==> flow/design.v <==
`timescale 1ns/1ps
module processor(a,b,instruction,clk,rst,y);
    input [31:0] a,b;
    input [31:0] instruction;
    input clk, rst;
    wire [31:0] rs1, rs2;
    output [31:0] y;
    wire [31:0] rd;
    wire [4:0] rs1_address, rs2_address, rd_address;
    wire [6:0] opcode, p;
    wire [2:0] func;
    wire [3:0] cs;
    instruction_decoder id(instruction,opcode,clk,p,func,rs1_address,rs2_address,rd_address);
    register_bank rg(a,b,rs1_address,rs2_address,rd_address,rd,rs1,rs2,rst,clk);
    controller cn(p,func,cs);
    alu ar(rs1,rs2,cs,rd,y);
endmodule
`timescale 1ns/1ps
module instruction_decoder(instruction,opcode,clk,p,func,rs1_address,rs2_address,rd_address);
    input [31:0] instruction;
    input clk;
    output reg [6:0] opcode, p;
    output reg [2:0] func;
    output reg [4:0] rs1_address, rs2_address, rd_address;
    always@(instruction) begin
        opcode = instruction[6:0];
        p = instruction[31:25];
        func = instruction[14:12];
        rs1_address = instruction[19:15];
        rs2_address = instruction[24:20];
        rd_address = instruction[11:7];
    end
endmodule
`timescale 1ns/1ps
module register_bank (a,b,rs1_address,rs2_address,rd_address,rd,rs1,rs2,rst,clk);
    input [31:0] a,b,rd;
    input [4:0] rs1_address,rs2_address,rd_address;
    input rst,clk;
    output reg [31:0] rs1,rs2;
    always@(posedge clk) begin
        if(rst==0) begin
            rs1 <= (rs1_address==rs2_address) ? b : a;
            rs2 <= b;
        end
    end
endmodule
`timescale 1ns/1ps
module controller(p,func,cs);
    input [2:0] func;
    input [6:0] p;
    output reg [3:0] cs;
    always@(func,p) begin
        cs = {p[5],func};
    end
endmodule
`timescale 1ns/1ps
module alu(rs1,rs2,cs,rd,y);
    input [3:0] cs;
    output reg [31:0] y;
    input [31:0] rs1, rs2;
    output reg [31:0] rd;
    wire signed [31:0] sA = rs1;
    wire signed [31:0] sB = rs2;
    parameter
      ADD = 4'b0000,
      SUB = 4'b1000,
      SLL = 4'b0001,
      SLT = 4'b0010,
      SLTU = 4'b0011,
      XOR = 4'b0100,
      SRL = 4'b0101,
      SRA = 4'b1101,
      OR = 4'b0110,
      AND = 4'b0111;
    always@(cs,rs1,rs2) begin
    case(cs)
        ADD: begin
            rd = rs1+rs2;
            y=rd;
        end
        SUB: begin
            rd = rs1-rs2;
            y=rd;
        end
        SLL:begin
            rd = rs1 << rs2[4:0];
            y=rd;
        end
        SLT: begin
            rd = {31'd0,(sA < sB)};
            y=rd;
        end
        SLTU: begin
            rd = {31'd0,(rs1 < rs2)};
            y=rd;
        end
        XOR: begin
            rd = rs1 ^ rs2;
            y=rd;
        end
        SRL: begin
            rd = rs1 >> rs2[4:0];
            y=rd;
        end
        SRA: begin
            rd = sA >>> rs2[4:0];
            y=rd;
        end
        OR: begin
            rd = rs1 | rs2;
            y=rd;
        end
        AND: begin
            rd = rs1 & rs2;
            y=rd;
        end
        default: begin
            rd = 0; y=rd;
        end
    endcase
    end
endmodule
Step by step through the tools: processor
What the tools print for processor, step after step.
Lines are those of the file above, counted from 1.
A cell with - has no value.

inputs
  design top = processor
  clock port = clk
  library = sky130hd
  corner = tt_025C_1v80

Word level
Counts by Yosys on the flattened word-level netlist (proc, flatten, opt, wreduce; memories kept). Register bits leave out memories and registers merged into their read ports (data or address); mux counts leave out enables and synchronous resets folded into registers. Print and check cells are left out.

bit counts
  cells after elaboration = 25
  input bits = 98
  output and inout bits = 32
  register bits after elaboration = 64

cells by class
  multiplexer cells = 2
  bitwise logic cells = 3
  shift-type cells = 3
  add/subtract/negate cells = 2
  equality and inequality tests = 10
  $lt $le $gt $ge = 2
  reductions and logical operators = 1

operator list
  kind                                            count
  parallel mux 32 bit (select 10 bit)             1
  < comparator 32 bit                             2
  adder 32 bit                                    1
  subtractor 32 bit                               1
  bitwise AND 32 bit                              1
  bitwise OR 32 bit                               1
  bitwise XOR 32 bit                              1
  << shifter 32 x 5 -> 32 bit                     1
  right shift 32 x 5 -> 32 bit                    1
  >>> shifter 32 x 5 -> 32 bit                    1
  two-way mux 32 bit                              1
  == test 4 x 3 -> 1 bit (second input constant)  4
  == test 4 x 2 -> 1 bit (second input constant)  2
  == test 4 bit (second input constant)           2
  == test 5 bit                                   1
  == test 4 x 1 -> 1 bit (second input constant)  1
  logical NOT 4 bit                               1

Depth
Longest topological path by Yosys (ltp), each cell counted once; first at word level (registers and memories cut), then after technology mapping (sequential cells cut; the memories' decode and read muxes count).

logic depth
  depth in word-level cells = 2
  ABC_AREA = 1
  depth in mapped cells = 20

After synthesis
Yosys stat after the flow's synthesis: flattened, memories mapped to cells. It holds for the ABC_AREA given above (unset counts as 0); a run with the other value may have another netlist.

synthesis totals
  cell count = 2187
  sequential area = 1921.8 sq um
  flip-flop cells = 64
  mapped area = 12419.4 sq um
  buffer cells = 92

cells by type
  type                       count  total area (sq um)
  sky130_fd_sc_hd__nand2_1   741    2.78E+03
  sky130_fd_sc_hd__edfxtp_1  64     1.92E+03
  sky130_fd_sc_hd__nand3_1   369    1.85E+03
  sky130_fd_sc_hd__ha_1      98     1.23E+03
  sky130_fd_sc_hd__inv_1     296    1.11E+03
  sky130_fd_sc_hd__nor2_1    144    540.518
  sky130_fd_sc_hd__a21oi_1   93     465.446
  sky130_fd_sc_hd__mux2_2    32     360.346
  sky130_fd_sc_hd__o21ai_0   58     290.278
  sky130_fd_sc_hd__buf_2     53     265.254
  sky130_fd_sc_hd__nand4_1   36     225.216
  sky130_fd_sc_hd__nor3_1    26     130.125
  sky130_fd_sc_hd__o22ai_1   19     118.864
  sky130_fd_sc_hd__o211ai_1  15     112.608
  sky130_fd_sc_hd__buf_4     13     97.594
  sky130_fd_sc_hd__o21bai_1  13     97.594
  sky130_fd_sc_hd__buf_6     7      78.826
  sky130_fd_sc_hd__nor2_4    5      56.304

Other cell types: 31; their cells: 105.

Timing after synthesis
OpenSTA on the mapped netlist: ideal clock, no wires. The path of least setup slack (recovery checks aside). Input and output delay are each 20% of the period. Register names are those of the netlist, which keeps one name where synthesis merged equal registers.

timing path post-synthesis
  kind = reg2out
  start point = register rg.rs2[4]
  end point = output port y[10]
  clock period = 7.0 ns
  delay of the path = 2.481 ns
  path slack = 3.119 ns
  stages on the path = 16
  launch time at the first pin = 0.000 ns
  arrival time = 2.481 ns
  period reached after synthesis = 3.881 ns

"delay of the path" is the arrival time less input delay plus setup time.
A path that ends at an output port has no setup time.
"stages on the path": output pins that drive a net of the path, with the launching flip-flop's if there is one; two outputs of one cell count as two.
"period reached after synthesis" is the clock period less the worst setup slack; recovery checks do not enter. This is arithmetic on one report: input and output delays are still those of the set period (20% each).
Between the ends stands the longest chain of elaborated cells between them, by number of cells; it is not shown to be the way that was timed. Of several equally long chains one is given.
Each line given opens the expression or statement behind the cell; cells for indexed reads and writes are added by Yosys, which also makes memories of some case tables.

between the ends, post-synthesis
  cells stage by stage = sky130_fd_sc_hd__edfxtp_1 > sky130_fd_sc_hd__buf_2 > sky130_fd_sc_hd__inv_1 > sky130_fd_sc_hd__buf_2 > sky130_fd_sc_hd__buf_1 > sky130_fd_sc_hd__ha_1 > sky130_fd_sc_hd__nor2_1 > sky130_fd_sc_hd__nand3_1 > sky130_fd_sc_hd__nand3_1 > sky130_fd_sc_hd__nand2_1 > sky130_fd_sc_hd__nand2_1 > sky130_fd_sc_hd__nand2_1 > sky130_fd_sc_hd__nand3_1 > sky130_fd_sc_hd__nand2_1 > sky130_fd_sc_hd__nor3_1 > sky130_fd_sc_hd__nand2_1
  length of the longest elaborated chain = 2

RTL lines, path post-synthesis
  item                                 RTL line  text
  from (decl)                          39        output reg [31:0] rs1,rs2;
  from (assign)                        43        rs2 <= b;
  subtractor 32 bit                    82        rd = rs1-rs2;
  parallel mux 32 bit (select 10 bit)  76        case(cs)
  to (decl)                            7         output [31:0] y;

Worst path after layout
From the final timing report of run A: the path of least setup slack in the routed layout; clock arrival at registers is part of the times.

timing path post-layout
  kind = reg2out
  start point = register rg.rs2[3]
  end point = output port y[16]
  launch time at the first pin = 0.39 ns
  stages on the path = 18
  arrival time = 2.96 ns
  path slack = -0.04 ns
  clock period = 3.65 ns

Between the ends stands the longest chain of elaborated cells between them, by number of cells; it is not shown to be the way that was timed. Of several equally long chains one is given.

between the ends, post-layout
  cells stage by stage = sky130_fd_sc_hd__edfxtp_1 > sky130_fd_sc_hd__buf_6 > sky130_fd_sc_hd__inv_6 > sky130_fd_sc_hd__buf_12 > sky130_fd_sc_hd__buf_12 > sky130_fd_sc_hd__ha_4 > sky130_fd_sc_hd__buf_4 > sky130_fd_sc_hd__nor2_4 > sky130_fd_sc_hd__nand2_2 > sky130_fd_sc_hd__nand3_4 > sky130_fd_sc_hd__nand2_4 > sky130_fd_sc_hd__nand2_4 > sky130_fd_sc_hd__nand3_4 > sky130_fd_sc_hd__nand2_4 > sky130_fd_sc_hd__nand2_1 > sky130_fd_sc_hd__nand3_2 > sky130_fd_sc_hd__nand4_1 > sky130_fd_sc_hd__buf_2
  length of the longest elaborated chain = 2

RTL lines, path post-layout
  item                                 RTL line  text
  from (decl)                          39        output reg [31:0] rs1,rs2;
  from (assign)                        43        rs2 <= b;
  subtractor 32 bit                    82        rd = rs1-rs2;
  parallel mux 32 bit (select 10 bit)  76        case(cs)
  to (decl)                            7         output [31:0] y;

Subject: processor on sky130hd, stored results

Hello all,

Record of 4 stored runs of the RTL-to-layout flow on processor, platform sky130hd. The runs are unordered. Constraints: input delay and output delay 20% of the set period each, output load 0.01 pF.
"achieved clock period" = clock period - worst setup slack. The figure is calculated, with input and output delays left at 20% of the set period.
"worst setup path time" = time allowed to the worst setup path (clock period - input delay - output delay, where it has them) - its slack; a late launch clock adds to it, a late capture clock takes from it.
"power" rests on the timing tool's default activity at the inputs, not on a simulated workload.

Run A
==> flow/run.sh <==
#!/bin/bash
# the make line also repeats the synthesis and layout settings of config.mk as NAME=value (left out here)
make -C /OpenROAD-flow-scripts/flow DESIGN_CONFIG=/design/flow/config.mk WORK_HOME=/design/flow/orfs CLKGATE_MAP_FILE= finish
==> flow/config.mk <==
export PLATFORM = sky130hd
export DESIGN_NAME = processor
export DESIGN_NICKNAME = processor
export VERILOG_FILES = /design/flow/design.v
export SDC_FILE = /design/flow/constraint.sdc
export NUM_CORES = 4
export LEC_CHECK = 0
export ABC_AREA = 1
export CAP_MARGIN = 10
export CELL_PAD_IN_SITES_GLOBAL_PLACEMENT = 1
export CORE_ASPECT_RATIO = 1.51
export CORE_MARGIN = 2
export CORE_UTILIZATION = 19
export CTS_CLUSTER_DIAMETER = 398
export CTS_CLUSTER_SIZE = 43
export GPL_ROUTABILITY_DRIVEN = 0
export GPL_TIMING_DRIVEN = 0
export HOLD_SLACK_MARGIN = -0.03
export MAX_ROUTING_LAYER = met4
export MIN_ROUTING_LAYER = met1
export PLACE_DENSITY_LB_ADDON = 0.11
export SLEW_MARGIN = 25
export TNS_END_PERCENT = 10
==> flow/constraint.sdc <==
create_clock -name core_clock -period 3.65 [get_ports {clk}]
set_input_delay 0.7300 -clock core_clock [delete_from_list [all_inputs] [get_ports {clk}]]
set_output_delay 0.7300 -clock core_clock [all_outputs]
set_load 0.01 [all_outputs]

==> results of run A <==
chip area after synthesis (Yosys): 12419.4 sq um
die area: 67471.1 sq um
standard-cell area of the final layout: 17255.3 sq um
worst setup slack after layout: -0.041 ns
total negative slack: -0.103 ns
worst hold slack: 0.903 ns
power: 5.369 mW
achieved clock period: 3.691 ns
worst setup path time: 2.96 ns
worst setup path kind: reg2out

Run B
==> flow/run.sh <==
#!/bin/bash
# the make line also repeats the synthesis and layout settings of config.mk as NAME=value (left out here)
make -C /OpenROAD-flow-scripts/flow DESIGN_CONFIG=/design/flow/config.mk WORK_HOME=/design/flow/orfs CLKGATE_MAP_FILE= finish
==> flow/config.mk <==
export PLATFORM = sky130hd
export DESIGN_NAME = processor
export DESIGN_NICKNAME = processor
export VERILOG_FILES = /design/flow/design.v
export SDC_FILE = /design/flow/constraint.sdc
export NUM_CORES = 4
export LEC_CHECK = 0
export CAP_MARGIN = 20
export CORE_MARGIN = 2
export CORE_UTILIZATION = 40
export SLEW_MARGIN = 20
==> flow/constraint.sdc <==
create_clock -name core_clock -period 6.27 [get_ports {clk}]
set_input_delay 1.2540 -clock core_clock [delete_from_list [all_inputs] [get_ports {clk}]]
set_output_delay 1.2540 -clock core_clock [all_outputs]
set_load 0.01 [all_outputs]

==> results of run B <==
chip area after synthesis (Yosys): 11000.6 sq um
die area: 28843.9 sq um
standard-cell area of the final layout: 12789.8 sq um
worst setup slack after layout: 0.256 ns
total negative slack: 0.000 ns
worst hold slack: 1.493 ns
power: 2.487 mW
achieved clock period: 6.014 ns
worst setup path time: 4.76 ns
worst setup path kind: reg2out

Run C
==> flow/run.sh <==
#!/bin/bash
# the make line also repeats the synthesis and layout settings of config.mk as NAME=value (left out here)
make -C /OpenROAD-flow-scripts/flow DESIGN_CONFIG=/design/flow/config.mk WORK_HOME=/design/flow/orfs CLKGATE_MAP_FILE= finish
==> flow/config.mk <==
export PLATFORM = sky130hd
export DESIGN_NAME = processor
export DESIGN_NICKNAME = processor
export VERILOG_FILES = /design/flow/design.v
export SDC_FILE = /design/flow/constraint.sdc
export NUM_CORES = 4
export LEC_CHECK = 0
export CAP_MARGIN = 20
export CORE_ASPECT_RATIO = 0.57
export CORE_MARGIN = 2
export CORE_UTILIZATION = 40
export SLEW_MARGIN = 20
export TNS_END_PERCENT = 10
==> flow/constraint.sdc <==
create_clock -name core_clock -period 5.75 [get_ports {clk}]
set_input_delay 1.1500 -clock core_clock [delete_from_list [all_inputs] [get_ports {clk}]]
set_output_delay 1.1500 -clock core_clock [all_outputs]
set_load 0.01 [all_outputs]

==> results of run C <==
chip area after synthesis (Yosys): 11000.6 sq um
die area: 28897.3 sq um
standard-cell area of the final layout: 13047.5 sq um
worst setup slack after layout: -0.009 ns
total negative slack: -0.009 ns
worst hold slack: 1.339 ns
power: 2.820 mW
achieved clock period: 5.759 ns
worst setup path time: 4.61 ns
worst setup path kind: reg2out

Run D
==> flow/run.sh <==
#!/bin/bash
# the make line also repeats the synthesis and layout settings of config.mk as NAME=value (left out here)
make -C /OpenROAD-flow-scripts/flow DESIGN_CONFIG=/design/flow/config.mk WORK_HOME=/design/flow/orfs CLKGATE_MAP_FILE= finish
==> flow/config.mk <==
export PLATFORM = sky130hd
export DESIGN_NAME = processor
export DESIGN_NICKNAME = processor
export VERILOG_FILES = /design/flow/design.v
export SDC_FILE = /design/flow/constraint.sdc
export NUM_CORES = 4
export LEC_CHECK = 0
export ABC_AREA = 1
export CAP_MARGIN = 20
export CORE_ASPECT_RATIO = 0.66
export CORE_MARGIN = 9
export CORE_UTILIZATION = 52
export GPL_ROUTABILITY_DRIVEN = 1
export GPL_TIMING_DRIVEN = 1
export MAX_ROUTING_LAYER = met4
export SLEW_MARGIN = 35
==> flow/constraint.sdc <==
create_clock -name core_clock -period 8.62 [get_ports {clk}]
set_input_delay 1.7240 -clock core_clock [delete_from_list [all_inputs] [get_ports {clk}]]
set_output_delay 1.7240 -clock core_clock [all_outputs]
set_load 0.01 [all_outputs]

==> results of run D <==
chip area after synthesis (Yosys): 12419.4 sq um
die area: 29891.4 sq um
standard-cell area of the final layout: 13810.7 sq um
worst setup slack after layout: 1.866 ns
total negative slack: 0.000 ns
worst hold slack: 1.936 ns
power: 1.840 mW
achieved clock period: 6.754 ns
worst setup path time: 3.31 ns
worst setup path kind: in2out

Thanks
